==> flow/design.v <==
`timescale 1ns/1ns
module MIPS(input clk, rst,
	output [31:0] imem_addr, input [31:0] imem_data,
	output [31:0] dmem_addr, output [31:0] dmem_wdata, output dmem_we, input [31:0] dmem_rdata);
	wire Is_SV, MemtoReg, Reg_Write, Mem_Read, Mem_Write ,  Branch, ALUsrc, ld;
	wire [1:0] regDst, writeDst, Jump;
	wire [2:0] ALUOp;
	wire [3:0] ALUOperation;
	wire [5:0] func, opcode;
	Data_path DP(clk , rst  , MemtoReg , Reg_Write , Mem_Read, Mem_Write , Branch , ALUsrc ,  ld , regDst ,   writeDst , Jump , ALUOperation, func, opcode,
		imem_addr, imem_data, dmem_addr, dmem_wdata, dmem_we, dmem_rdata);
	controller CU(opcode , MemtoReg , Reg_Write , Mem_Read ,Mem_Write ,  Branch , ALUsrc , ld , regDst ,  writeDst , Jump , ALUOp);
	ALU_control ALU_CU(func , ALUOp , ALUOperation);
endmodule
`timescale 1ns/1ns
module Data_path (input clk , reset , MemtoReg , Reg_Write , Mem_Read, Mem_Write  , Branch , ALUsrc ,  ld ,input [1:0] regDst ,   writeDst , Jump , input[3:0] ALUOperation, output [5:0]func, opcode,
  output [31:0] imem_addr, input [31:0] imem_data, output [31:0] dmem_addr, output [31:0] dmem_wdata, output dmem_we, input [31:0] dmem_rdata);
  wire [31:0] adrToPC, PC_out, PC_inc_out, Extend_data, instruction, WritetoReg_data,
  high_out, low_out, write_data, Read_data1, Read_data2, Operand_data2, branch_data
  , Mem_read_value , shifted_ext , adr_inc_out , concated;
  wire [63:0] ALU_result;
  wire Zero;
  wire [4:0] write_reg;
  wire [27:0] shifted_inst;
  PC CUT_PC(clk , reset, adrToPC , PC_out);
  PC_inc CUT_PCinc(PC_out, PC_inc_out);
  Sign_extend CUT_SE(instruction[15:0] , Extend_data);
  assign imem_addr = PC_out;
  assign instruction = imem_data;
  Mux4to1_32bit CUT_mux4_32( WritetoReg_data , PC_inc_out, high_out , low_out , writeDst , write_data);
  Mux3to1_5bit CUT_mux3_5( instruction[20:16] , instruction[15:11], 5'b11111, regDst , write_reg);
  Register_file CUT_RF(clk , reset ,  instruction[25:21] , instruction[20:16] , write_reg , write_data , Reg_Write , Read_data1 ,Read_data2);
  Mux2to1_32bit CUT_mux2_32( Read_data2 ,Extend_data , ALUsrc , Operand_data2);
  Shl2_32 CUT_shl2(Extend_data , shifted_ext);
  address_inc CUT_inc_adr( PC_inc_out, shifted_ext , adr_inc_out);
  assign can_branch = Zero & Branch;
  Mux2to1_32bit CUT3_mux2_32( PC_inc_out , adr_inc_out ,can_branch , branch_data);
  Shl2_26 CUT2_shl2( instruction[25:0] , shifted_inst);
  assign concated = {PC_inc_out[31:28], shifted_inst};
  Mux3to1_32bit CUT2_mux3_32( branch_data , concated, Read_data1 , Jump, adrToPC);
  ALU_32bit CUT_ALU(Read_data1, Operand_data2 , ALUOperation , ALU_result, Zero);
  REG32 High(reset, clk, ld, ALU_result[63:32], high_out);
  REG32 Low(reset, clk, ld, ALU_result[31:0], low_out);
  assign dmem_addr = ALU_result[31:0];
  assign dmem_wdata = Read_data2;
  assign dmem_we = Mem_Write;
  assign Mem_read_value = dmem_rdata;
  Mux2to1_32bit CUT2_mux2_32( ALU_result[31:0] , Mem_read_value ,MemtoReg , WritetoReg_data);
  assign func = instruction[5:0];
  assign opcode = instruction[31:26];
 endmodule
module controller (input [5:0] opcode , output reg MemtoReg , Reg_Write , Mem_Read , Mem_Write ,  Branch , ALUsrc , ld ,output reg [1:0] regDst ,  writeDst , Jump , output reg  [2:0] ALUOp);
	parameter [5:0] R_TYPE = 6'b000000;
	parameter [5:0] ADD_IMEDIATE = 6'b000001;  
	parameter [5:0] SLT_IMEDIATE = 6'b000010;  
	parameter [5:0] LOAD_WORD = 6'b000011;  
	parameter [5:0] SAVE_WORD = 6'b000100;  
	parameter [5:0] BRANCH_EQUAL = 6'b000101;  
	parameter [5:0] JUMP = 6'b000110;  
	parameter [5:0] JUMP_REG = 6'b000111;  
	parameter [5:0] JUMP_AND_LINK = 6'b001000;  
	always @ (*)
	begin 
		{MemtoReg , Reg_Write , Mem_Read , Branch , ALUsrc , ld, regDst , writeDst , Mem_Write ,  Jump , ALUOp} = 16'b0;
		Mem_Write = 1'b0;
		case (opcode)
		R_TYPE: begin  
			{regDst, Reg_Write, ALUsrc, MemtoReg, writeDst, Jump} = 9'b011000000;
			ALUOp = 3'b101;
		end
		ADD_IMEDIATE: begin  
			{regDst, Reg_Write, ALUsrc, MemtoReg, writeDst, Jump} = 9'b001100000;
			ALUOp = 3'b000;
		end
		SLT_IMEDIATE: begin  
			{regDst, Reg_Write, ALUsrc, MemtoReg, writeDst, Jump} = 9'b001100000;
			ALUOp = 3'b011;
		end	
		LOAD_WORD: begin  
			{regDst, MemtoReg, Reg_Write, Mem_Read, ALUsrc, writeDst, Jump} = 10'b0011110000;
			ALUOp = 3'b000;
			end	
		SAVE_WORD:begin  
			{ALUsrc, Mem_Write ,Jump} = 4'b1100;
			ALUOp = 3'b000;
			end
		BRANCH_EQUAL:begin  
			{Branch, Jump} = 3'b100;
			ALUOp = 3'b001;
		end
		JUMP:begin  
			{Jump} = 2'b01;
			end	
		JUMP_AND_LINK:begin  
			{Reg_Write, regDst, writeDst, Jump} = 7'b1100101;
			end
		JUMP_REG:begin  
			{Jump} = 2'b10;
			end		
		endcase
	end
endmodule 
module ALU_control(input [5:0] func , input [2:0] ALUop , output reg [3:0] ALUoperation);  
always @ (*)
	begin 
	  ALUoperation = 4'b0000;
	  case(ALUop)
	    0: ALUoperation = 4'b0000;  
	    1: ALUoperation = 4'b0111;  
	    2: ALUoperation = 4'b1000;  
	    3: ALUoperation = 4'b0110;  
	    4: ALUoperation = 4'b0010;  
	    5: case(func)
	         0: ALUoperation = 4'b0000;  
	         1: ALUoperation = 4'b0001;  
	         2: ALUoperation = 4'b0011;  
	         3: ALUoperation = 4'b0100;  
	         4: ALUoperation = 4'b0101;  
	         5: ALUoperation = 4'b0110;  
	         default: ALUoperation = 4'b0000;
	         endcase
	    default: ALUoperation = 4'b0000;
	     endcase
  end
endmodule
module ALU_32bit( input [31:0] In1 ,In2 , input [3:0] ALU_Sel ,output [63:0] Out, output Zero);
  reg [63:0] ALU_Result;
  reg temp_zero;
  always @(*)
  begin
      ALU_Result = 64'b0;
      temp_zero = 1'b0;
      case(ALU_Sel)
      4'b0000:  
       ALU_Result = In1 + In2; 
      4'b0001:  
       ALU_Result = In1 - In2;
      4'b0011:  
       ALU_Result = In1 & In2;
      4'b0100:  
       ALU_Result = In1 | In2;
      4'b0101:  
       ALU_Result = In1 ^ In2;
      4'b0110:  
       ALU_Result = ( In1 < In2 ) ? 32'd1 : 32'd0;
      4'b0111:  
       temp_zero = ( In1 == In2 ) ? 1'd1 : 1'd0  ;
      4'b1000:  
       temp_zero =  ( In1 == In2 ) ? 1'd0 : 1'd1;
        default: ALU_Result = 64'b0 ; 
      endcase
  end
  assign Out = ALU_Result;
  assign Zero = temp_zero;
endmodule
`timescale 1ns/1ns
module Register_file ( input clk, reset , input [4:0] Read_reg1 , Read_reg2 , write_reg ,  input [31:0] write_data , input reg_write ,output [31:0] Read_data1 ,Read_data2 );
	reg [31:0] Reg_data [0:31];
 	wire [31:0] test;
	assign test = Reg_data[9];
	integer i;
	assign Read_data1 = Reg_data[Read_reg1];
	assign Read_data2 = Reg_data[Read_reg2];
	always @ (posedge clk)
	begin 
		if ( reset )
			begin
				for ( i=0 ; i < 32 ; i = i+1)
					Reg_data [i] <= 0;
			end
		else 
			begin 
				if ( reg_write )
					if ( write_reg != 5'b0 )
						Reg_data[write_reg] <= write_data;
					else
					  Reg_data[write_reg] <= Reg_data[write_reg];
			end
	end
endmodule
`timescale 1ns/1ns
module REG32(input rst, clk, ld, input [31:0]data, output reg [31:0]out);
  always @(posedge clk) begin
      if(rst) out<=32'b0;
      else if(ld==1) out<=data;
      else out<=out;
  end
endmodule
`timescale 1ns/1ns
module PC(input clk , reset,  input [31:0] PC , 	output reg [31:0] PC_out);
	always @(posedge clk) begin
		if (reset)
			PC_out <=32'b0;
		else 
			PC_out <= PC;
	end
endmodule
module PC_inc ( input [31:0] PC , output [31:0] PC_inc_out);
	assign PC_inc_out = PC + 4;
endmodule
module address_inc( input [31:0] In1 , In2 , output [31:0] adr_inc_out);
	assign adr_inc_out = In1 + In2;
endmodule	
module Mux2to1_32bit( input [31:0] In1 , In2 ,input Sel , output [31:0]Out);
	assign Out = (Sel == 1'b0) ? In1 : 
	             (Sel == 1'b1) ? In2 : 32'bx;
endmodule
module Mux3to1_5bit( input [4:0] In1 , In2, In3 , input [1:0]Sel , output [4:0]Out);
	assign Out = (Sel == 2'b00) ? In1 : 
	             (Sel == 2'b01) ? In2 : 
	             (Sel == 2'b10) ? In3 : 5'bx;
endmodule
module Mux3to1_32bit( input [31:0] In1 , In2, In3 , input [1:0]Sel , output [31:0]Out);
	assign Out = (Sel == 2'b00) ? In1 : 
	             (Sel == 2'b01) ? In2 : 
	             (Sel == 2'b10) ? In3 : 32'bx;
endmodule
module Mux4to1_32bit( input [31:0] In1 , In2, In3 , In4 , input [1:0]Sel , output [31:0]Out);
	assign Out = (Sel == 2'b00) ? In1 : 
	             (Sel == 2'b01) ? In2 : 
	             (Sel == 2'b10) ? In3 : 
	             (Sel == 2'b11) ? In4 : 32'bx;
endmodule
module Sign_extend ( input [15:0] In , output reg [31:0] Out);
	integer i;
	always @ (*)
	begin 
		for ( i=16 ; i<32 ; i = i+1 )
		begin 
			Out [i] = In[15];
			Out [i-16] = In[i-16];
		end
	end
endmodule
module Shl2_32(input [31:0] In , 	output [31:0] Out);
    assign Out = {In[29:0], 2'b00};
endmodule
module Shl2_26(input [25:0] In , 	output [27:0] Out);
    assign Out = {In, 2'b00};
endmodule
==> reports on MIPS <==
* Reports on MIPS
Each step is given for the RTL above and for the edited RTL.
"original" refers to lines of the RTL above, "edited" to lines of the edited file.
"change": "edited" minus "original" as printed here. "rel. change": 100 x difference / "original".
Operators: Yosys type, input widths -> output width; for muxes data width and select width s.
Library cell names are shortened.
A cell with n/a has no value.
- Top :: MIPS
- Clock port :: clk
- Cell library :: sky130hd
- Timing corner :: tt_025C_1v80

* Diff
Unified diff, file above to edited file.
The edit is scripted: it alters the design's behaviour and was not made to optimise anything.
#+begin_src diff
@@ -2,5 +2,9 @@
 module MIPS(input clk, rst,
 	output [31:0] imem_addr, input [31:0] imem_data,
-	output [31:0] dmem_addr, output [31:0] dmem_wdata, output dmem_we, input [31:0] dmem_rdata);
+	output [31:0] dmem_addr, output [31:0] dmem_wdata_pad, output dmem_we, input [31:0] dmem_rdata);
+	wire [31:0] dmem_wdata;
+	reg [31:0] dmem_wdata_p1;
+	always @(posedge clk) dmem_wdata_p1 <= dmem_wdata;
+	assign dmem_wdata_pad = dmem_wdata_p1;
 	wire Is_SV, MemtoReg, Reg_Write, Mem_Read, Mem_Write ,  Branch, ALUsrc, ld;
 	wire [1:0] regDst, writeDst, Jump;
#+end_src

* Elaborated design
Source: Yosys, flattened and elaborated, memories not mapped. Widths are those after wreduce. Registers that Yosys merges into a memory's read port (data or address) are not register bits. Print and check cells do not count. Equal cells are merged and count once.
Memory sizes are those after Yosys's memory passes, which may raise the word count (mostly to a power of two), join words into wider ones and drop unused or constant bits.
** Word-level totals
- output and inout port bits :: original 97, edited 97, change 0, rel. change 0.00%
- bits in read-only memories :: original 224, edited 224, change 0, rel. change 0.00%
- input port bits :: original 66, edited 66, change 0, rel. change 0.00%
- memory cells :: original 2, edited 2, change 0, rel. change 0.00%
- register bits after elaboration :: original 32, edited 64, change +32, rel. change +100.00%
- memory bits (writable) :: original 1024, edited 1024, change 0, rel. change 0.00%
- elaborated cells :: original 81, edited 82, change +1, rel. change +1.23%
** Cells by class
- order comparisons :: original 1, edited 1, change 0, rel. change 0.00%
- equal/unequal tests :: original 26, edited 26, change 0, rel. change 0.00%
- $add $sub $neg :: original 4, edited 4, change 0, rel. change 0.00%
- multiplexer cells :: original 35, edited 35, change 0, rel. change 0.00%
- reduce/logical cells :: original 7, edited 7, change 0, rel. change 0.00%
- bitwise gates (word level) :: original 5, edited 5, change 0, rel. change 0.00%
** Operators with widths
- $mux 32 :: original 17, edited 17, change 0, rel. change 0.00%
- $mux 1 :: original 10, edited 10, change 0, rel. change 0.00%
- $eq 2x2->1 const B :: original 4, edited 4, change 0, rel. change 0.00%
- $eq 4x3->1 const B :: original 4, edited 4, change 0, rel. change 0.00%
- $logic_not 2->1 :: original 4, edited 4, change 0, rel. change 0.00%
- $eq 2x1->1 const B :: original 3, edited 3, change 0, rel. change 0.00%
- $mux 5 :: original 3, edited 3, change 0, rel. change 0.00%
- $add 32x32->32 :: original 2, edited 2, change 0, rel. change 0.00%
- $eq 3x2->1 const B :: original 2, edited 2, change 0, rel. change 0.00%
- $eq 3x3->1 const B :: original 2, edited 2, change 0, rel. change 0.00%
- $eq 6x2->1 const B :: original 2, edited 2, change 0, rel. change 0.00%
- $eq 6x3->1 const B :: original 2, edited 2, change 0, rel. change 0.00%
- $add 32x3->32 const B :: original 1, edited 1, change 0, rel. change 0.00%
- $and 1x1->1 :: original 1, edited 1, change 0, rel. change 0.00%
- $and 32x32->32 :: original 1, edited 1, change 0, rel. change 0.00%
- $eq 3x1->1 const B :: original 1, edited 1, change 0, rel. change 0.00%
- $eq 32x32->1 :: original 1, edited 1, change 0, rel. change 0.00%
- $eq 4x1->1 const B :: original 1, edited 1, change 0, rel. change 0.00%
- $eq 4x2->1 const B :: original 1, edited 1, change 0, rel. change 0.00%
- $eq 4x4->1 const B :: original 1, edited 1, change 0, rel. change 0.00%
- $eq 6x1->1 const B :: original 1, edited 1, change 0, rel. change 0.00%
- $logic_not 4->1 :: original 1, edited 1, change 0, rel. change 0.00%
- $lt 32x32->1 :: original 1, edited 1, change 0, rel. change 0.00%
- $mux 15 :: original 1, edited 1, change 0, rel. change 0.00%
- $ne 3x3->1 const B :: original 1, edited 1, change 0, rel. change 0.00%
- $or 1x1->1 :: original 1, edited 1, change 0, rel. change 0.00%
- $or 32x32->32 :: original 1, edited 1, change 0, rel. change 0.00%
- $pmux 1 s2 :: original 1, edited 1, change 0, rel. change 0.00%
Not every row of either side is listed.

* Logic depth
Yosys ltp: most cells in a row. Word level: on the elaborated netlist, between registers, memories and ports. Mapped: between sequential cells and ports; inverters and the memories' decode and read muxes count.
** Logic depth
- word-level depth :: original 12, edited 12, change 0, rel. change 0.00%
- ABC_AREA :: original 0, edited 0
- depth in mapped cells :: original 29, edited 28, change -1, rel. change -3.45%
- mapped depth without buffers :: original 21, edited 21, change 0, rel. change 0.00%

* Netlist
Yosys stat after the flow's synthesis: flattened, memories mapped to cells. It holds for the ABC_AREA given above (unset counts as 0); a run with the other value may have another netlist.
** Mapped netlist
- mapped flip-flops :: original 1056, edited 1088, change +32, rel. change +3.03%
- cells in the netlist :: original 4894, edited 5008, change +114, rel. change +2.33%
- synthesis area (µm²) :: original 61944.4, edited 63244.4, change +1300.0, rel. change +2.10%
- sequential part of the area (µm²) :: original 31390.1, edited 32030.7, change +640.6, rel. change +2.04%
- buffers :: original 428, edited 434, change +6, rel. change +1.40%
** Cell types
- nor2_1 :: original 1141, edited 1033, change -108, rel. change -9.47%
- a21oi_1 :: original 199, edited 257, change +58, rel. change +29.15%
- nor2b_1 :: original 11, edited 56, change +45, rel. change +409.09%
- mux2i_1 :: original 170, edited 211, change +41, rel. change +24.12%
- dfxtp_1 :: original 32, edited 64, change +32, rel. change +100.00%
- clkbuf_1 :: original 342, edited 320, change -22, rel. change -6.43%
- mux4_2 :: original 548, edited 528, change -20, rel. change -3.65%
- nor3_1 :: original 35, edited 50, change +15, rel. change +42.86%
- or2_2 :: original 26, edited 12, change -14, rel. change -53.85%
- nand2b_1 :: original 55, edited 67, change +12, rel. change +21.82%
- and2_1 :: original 10, edited 22, change +12, rel. change +120.00%
- buf_2 :: original 30, edited 41, change +11, rel. change +36.67%
- nor2_2 :: original 21, edited 10, change -11, rel. change -52.38%
- nand3_1 :: original 47, edited 57, change +10, rel. change +21.28%
- a21o_1 :: original 30, edited 40, change +10, rel. change +33.33%
- or3_1 :: original 19, edited 9, change -10, rel. change -52.63%
- buf_4 :: original 13, edited 23, change +10, rel. change +76.92%
- buf_1 :: original 32, edited 41, change +9, rel. change +28.12%
Not every row of either side is listed.
By module: a second synthesis without flattening, with its own total; a netlist apart from the flattened one above.
** Unflattened totals
- cells (unflattened synthesis) :: original 6450, edited 6482, change +32, rel. change +0.50%
- area (unflattened synthesis) (µm²) :: original 71409.7, edited 72037.8, change +628.1, rel. change +0.88%
Each row is one instance without its submodules.
** Modules, original
- Register_file :: area 56145.1 µm², cells 4605, sequential area 30749.5 µm², times used 1
- ALU_32bit :: area 5340.1 µm², cells 818, sequential area 0.0 µm², times used 1
- REG32 :: area 1163.6 µm², cells 103, sequential area 640.6 µm², times used 2
- address_inc :: area 1745.4 µm², cells 243, sequential area 0.0 µm², times used 1
- Mux2to1_32bit :: area 544.3 µm², cells 36, sequential area 0.0 µm², times used 3
- PC :: area 863.3 µm², cells 67, sequential area 640.6 µm², times used 1
- Mux4to1_32bit :: area 814.5 µm², cells 39, sequential area 0.0 µm², times used 1
- Mux3to1_32bit :: area 714.4 µm², cells 107, sequential area 0.0 µm², times used 1
- PC_inc :: area 580.6 µm², cells 83, sequential area 0.0 µm², times used 1
- Shl2_32 :: area 244.0 µm², cells 33, sequential area 0.0 µm², times used 1
- Sign_extend :: area 240.2 µm², cells 32, sequential area 0.0 µm², times used 1
- Shl2_26 :: area 214.0 µm², cells 29, sequential area 0.0 µm², times used 1
- controller :: area 206.4 µm², cells 30, sequential area 0.0 µm², times used 1
- ALU_control :: area 123.9 µm², cells 18, sequential area 0.0 µm², times used 1
original: Modules not listed: 3.
** Modules, edited
- Register_file :: area 56132.6 µm², cells 4605, sequential area 30749.5 µm², times used 1
- ALU_32bit :: area 5340.1 µm², cells 818, sequential area 0.0 µm², times used 1
- REG32 :: area 1163.6 µm², cells 103, sequential area 640.6 µm², times used 2
- address_inc :: area 1745.4 µm², cells 243, sequential area 0.0 µm², times used 1
- Mux2to1_32bit :: area 544.3 µm², cells 36, sequential area 0.0 µm², times used 3
- PC :: area 863.3 µm², cells 67, sequential area 640.6 µm², times used 1
- Mux4to1_32bit :: area 814.5 µm², cells 39, sequential area 0.0 µm², times used 1
- Mux3to1_32bit :: area 714.4 µm², cells 107, sequential area 0.0 µm², times used 1
- MIPS :: area 640.6 µm², cells 32, sequential area 640.6 µm², times used 1
- PC_inc :: area 580.6 µm², cells 83, sequential area 0.0 µm², times used 1
- Shl2_32 :: area 244.0 µm², cells 33, sequential area 0.0 µm², times used 1
- Sign_extend :: area 240.2 µm², cells 32, sequential area 0.0 µm², times used 1
- Shl2_26 :: area 214.0 µm², cells 29, sequential area 0.0 µm², times used 1
- controller :: area 206.4 µm², cells 30, sequential area 0.0 µm², times used 1
edited: Modules not listed: 3.

* Timing after synthesis
Path of least setup slack by OpenSTA after synthesis, without wires, with an ideal clock, recovery checks aside; 20% of the period is set as input and as output delay. Where synthesis merged equal registers, the netlist keeps one of their names.
** Timing post-synthesis
- kind :: original input -> output, edited input -> output
- from :: original in imem_data[21], edited in imem_data[17]
- to :: original out dmem_addr[12], edited out dmem_addr[27]
- period (ns) :: original 10.5, edited 10.5, change 0.0, rel. change 0.00%
- launch time at the first pin (ns) :: original 2.100, edited 2.100, change 0.000, rel. change 0.00%
- buffers on the path :: original 4, edited 7, change +3, rel. change +75.00%
- required time (ns) :: original 8.400, edited 8.400, change 0.000, rel. change 0.00%
- path delay (ns) :: original 5.036, edited 5.374, change +0.338, rel. change +6.71%
- stages on the path :: original 15, edited 23, change +8, rel. change +53.33%
- path slack (ns) :: original 1.264, edited 0.926, change -0.338
- external input delay (ns) :: original 2.100, edited 2.100, change 0.000, rel. change 0.00%
- output delay (ns) :: original 2.100, edited 2.100, change 0.000, rel. change 0.00%
- arrival time (ns) :: original 7.136, edited 7.474, change +0.338, rel. change +4.74%
- period reached after synthesis (ns) :: original 9.236, edited 9.574, change +0.338, rel. change +3.66%
"path delay" is the arrival time less input delay plus setup time.
A path that ends at an output port has no setup time.
"stages on the path": output pins that drive a net of the path, with the launching flip-flop's if there is one; two outputs of one cell count as two.
"period reached after synthesis" is the clock period less the worst setup slack; recovery checks do not enter. This is arithmetic on one report: input and output delays are still those of the set period (20% each).
The rows between start and end are the longest chain of elaborated cells between them; the timing report does not say that the signal goes this way. Where chains are equally long, one stands for them.
A line is the first line of the expression or statement that the cell stems from. Yosys adds cells for indexed reads and writes and turns some case tables into memories.
The chain passes a memory read, where the word-level depth is cut; so it can be longer than that depth.
Between the ends, post-synthesis, original:
- Cell sequence :: buf_2 -> clkbuf_1 -> buf_1 -> clkbuf_1 -> mux4_2 -> mux4_2 -> mux2i_1 -> ha_1 -> inv_1 -> fa_1 -> a31o_2 -> a31o_2 -> a2111o_1 -> a221o_1 -> a221o_1
- Cells in the longest elaborated chain :: 3
- Elaborated cells between the ends (all ways) :: 7
- Source lines of those cells :: 7
- Those cells by class :: add/sub: 2; mux: 1; logic: 3; memory: 1
** RTL lines, path post-synthesis, original
- from (decl) :: RTL line 3 : output [31:0] imem_addr, input [31:0] imem_data,
- $mem_v2 32x32 :: RTL line 158 : reg [31:0] Reg_data [0:31];
- $sub 32x32->32 :: RTL line 137 : ALU_Result = In1 - In2;
- $pmux 32 s6 :: RTL line 133 : case(ALU_Sel)
- to (decl) :: RTL line 4 : output [31:0] dmem_addr, output [31:0] dmem_wdata, output dmem_we, input [31:0] dmem_rdata);
Between the ends, post-synthesis, edited:
- Cell sequence :: buf_4 -> buf_4 -> buf_6 -> buf_4 -> clkbuf_1 -> clkbuf_1 -> mux4_2 -> mux4_2 -> mux2_2 -> nand2b_1 -> o21ai_0 -> ha_1 -> clkbuf_1 -> or4_1 -> nor3_1 -> a21oi_1 -> o21a_1 -> o211ai_1 -> a31oi_1 -> o31a_1 -> nor2_1 -> mux2i_1 -> or3b_2
- Cells in the longest elaborated chain :: 4
- Elaborated cells between the ends (all ways) :: 8
- Source lines of those cells :: 8
- Those cells by class :: add/sub: 2; mux: 2; logic: 3; memory: 1
** RTL lines, path post-synthesis, edited
- from (decl) :: RTL line 3 : output [31:0] imem_addr, input [31:0] imem_data,
- $mem_v2 32x32 :: RTL line 162 : reg [31:0] Reg_data [0:31];
- $mux 32 :: RTL line 209 : assign Out = (Sel == 1'b0) ? In1 :
- $sub 32x32->32 :: RTL line 141 : ALU_Result = In1 - In2;
- $pmux 32 s6 :: RTL line 137 : case(ALU_Sel)
- to (decl) :: RTL line 4 : output [31:0] dmem_addr, output [31:0] dmem_wdata_pad, output dmem_we, input [31:0] dmem_rdata);
Some nets on the timed path still bear RTL names; the line given drives or declares the net.
** Nets with RTL names, path post-synthesis, edited
- DP.CUT_RF.Read_data2[8] :: RTL line 167 : assign Read_data2 = Reg_data[Read_reg2];

* Worst path after layout
Path of least setup slack in the final report of each run of pair A (OpenROAD, finished layout, wires in). Where an end is a register, its clock arrival counts in the times.
** Timing after layout
- kind :: original input -> output, edited input -> output
- from :: original in imem_data[21], edited in imem_data[21]
- to :: original out dmem_addr[20], edited out dmem_addr[21]
- launch time at the first pin (ns) :: original 2.08, edited 2.08, change 0.00, rel. change 0.00%
- arrival time (ns) :: original 8.06, edited 8.10, change +0.04, rel. change +0.50%
- path slack (ns) :: original 0.26, edited 0.22, change -0.04
- output delay (ns) :: original 2.08, edited 2.08, change 0.00, rel. change 0.00%
- buffers on the path :: original 6, edited 4, change -2, rel. change -33.33%
- stages on the path :: original 19, edited 16, change -3, rel. change -15.79%
- external input delay (ns) :: original 2.08, edited 2.08, change 0.00, rel. change 0.00%
- required time (ns) :: original 8.32, edited 8.32, change 0.00, rel. change 0.00%
- period (ns) :: original 10.4, edited 10.4, change 0.0, rel. change 0.00%
The rows between start and end are the longest chain of elaborated cells between them; the timing report does not say that the signal goes this way. Where chains are equally long, one stands for them.
The chain passes a memory read, where the word-level depth is cut; so it can be longer than that depth.
Between the ends, after layout, original:
- Cell sequence :: buf_8 -> buf_4 -> buf_4 -> mux4_2 -> mux4_2 -> mux2_2 -> ha_1 -> buf_4 -> inv_1 -> a21oi_1 -> inv_1 -> nor2_1 -> o211ai_1 -> nand2_1 -> mux2i_1 -> nor3b_1 -> buf_4 -> inv_1 -> clkdlybuf4s50_1
- Cells in the longest elaborated chain :: 3
- Elaborated cells between the ends (all ways) :: 7
- Source lines of those cells :: 7
- Those cells by class :: add/sub: 2; mux: 1; logic: 3; memory: 1
** RTL lines, path after layout, original
- from (decl) :: RTL line 3 : output [31:0] imem_addr, input [31:0] imem_data,
- $mem_v2 32x32 :: RTL line 158 : reg [31:0] Reg_data [0:31];
- $sub 32x32->32 :: RTL line 137 : ALU_Result = In1 - In2;
- $pmux 32 s6 :: RTL line 133 : case(ALU_Sel)
- to (decl) :: RTL line 4 : output [31:0] dmem_addr, output [31:0] dmem_wdata, output dmem_we, input [31:0] dmem_rdata);
Between the ends, after layout, edited:
- Cell sequence :: buf_8 -> buf_12 -> mux4_2 -> mux4_2 -> mux2i_1 -> inv_1 -> ha_1 -> buf_4 -> nor4_1 -> o21ai_0 -> a21oi_1 -> or3_1 -> a21oi_1 -> o21ba_2 -> o211ai_1 -> clkdlybuf4s50_1
- Cells in the longest elaborated chain :: 3
- Elaborated cells between the ends (all ways) :: 7
- Source lines of those cells :: 7
- Those cells by class :: add/sub: 2; mux: 1; logic: 3; memory: 1
** RTL lines, path after layout, edited
- from (decl) :: RTL line 3 : output [31:0] imem_addr, input [31:0] imem_data,
- $mem_v2 32x32 :: RTL line 162 : reg [31:0] Reg_data [0:31];
- $sub 32x32->32 :: RTL line 141 : ALU_Result = In1 - In2;
- $pmux 32 s6 :: RTL line 137 : case(ALU_Sel)
- to (decl) :: RTL line 4 : output [31:0] dmem_addr, output [31:0] dmem_wdata_pad, output dmem_we, input [31:0] dmem_rdata);

* Measured runs
Both versions went through the flow (Yosys, OpenROAD) with the same settings in each pair. Constraints: input delay and output delay 20% of the set period each, output load 0.01 pF.
Flow settings, pair A:
- CORE_UTILIZATION :: 40
- period_ns :: 10.4
- CAP_MARGIN :: 20
- CORE_MARGIN :: 2
- SLEW_MARGIN :: 20
** Measured results, pair A
- smallest setup slack (ns) :: original 0.264, edited 0.222, change -0.042
- area of the standard cells in the finished layout (µm²) :: original 71011.9, edited 72439.5, change +1427.6, rel. change +2.01%
- clock period achieved (ns) :: original 10.136, edited 10.178, change +0.042, rel. change +0.41%
- mapped cell area after synthesis (µm²) :: original 61944.4, edited 63244.4, change +1300.0, rel. change +2.10%
- area of the die (µm²) :: original 158026.0, edited 161307.0, change +3281.0, rel. change +2.08%
Flow settings, pair B:
- CAP_MARGIN :: 20
- CELL_PAD_IN_SITES_GLOBAL_PLACEMENT :: 2
- CORE_ASPECT_RATIO :: 1.16
- CORE_MARGIN :: 2
- CORE_UTILIZATION :: 37
- GPL_ROUTABILITY_DRIVEN :: 0
- GPL_TIMING_DRIVEN :: 1
- PLACE_DENSITY_LB_ADDON :: 0.02
- SLEW_MARGIN :: 5
- TNS_END_PERCENT :: 55
- period_ns :: 11.1
** Measured results, pair B
- smallest setup slack (ns) :: original 0.260, edited 0.496, change +0.236
- area of the standard cells in the finished layout (µm²) :: original 71058.2, edited 72309.4, change +1251.2, rel. change +1.76%
- clock period achieved (ns) :: original 10.840, edited 10.604, change -0.236, rel. change -2.18%
- mapped cell area after synthesis (µm²) :: original 61944.4, edited 63244.4, change +1300.0, rel. change +2.10%
- area of the die (µm²) :: original 170715.0, edited 174262.0, change +3547.0, rel. change +2.08%
By "clock period achieved" is meant the clock period of the run minus its worst setup slack. This is arithmetic on one report: input and output delays are still those of the set period (20% each).
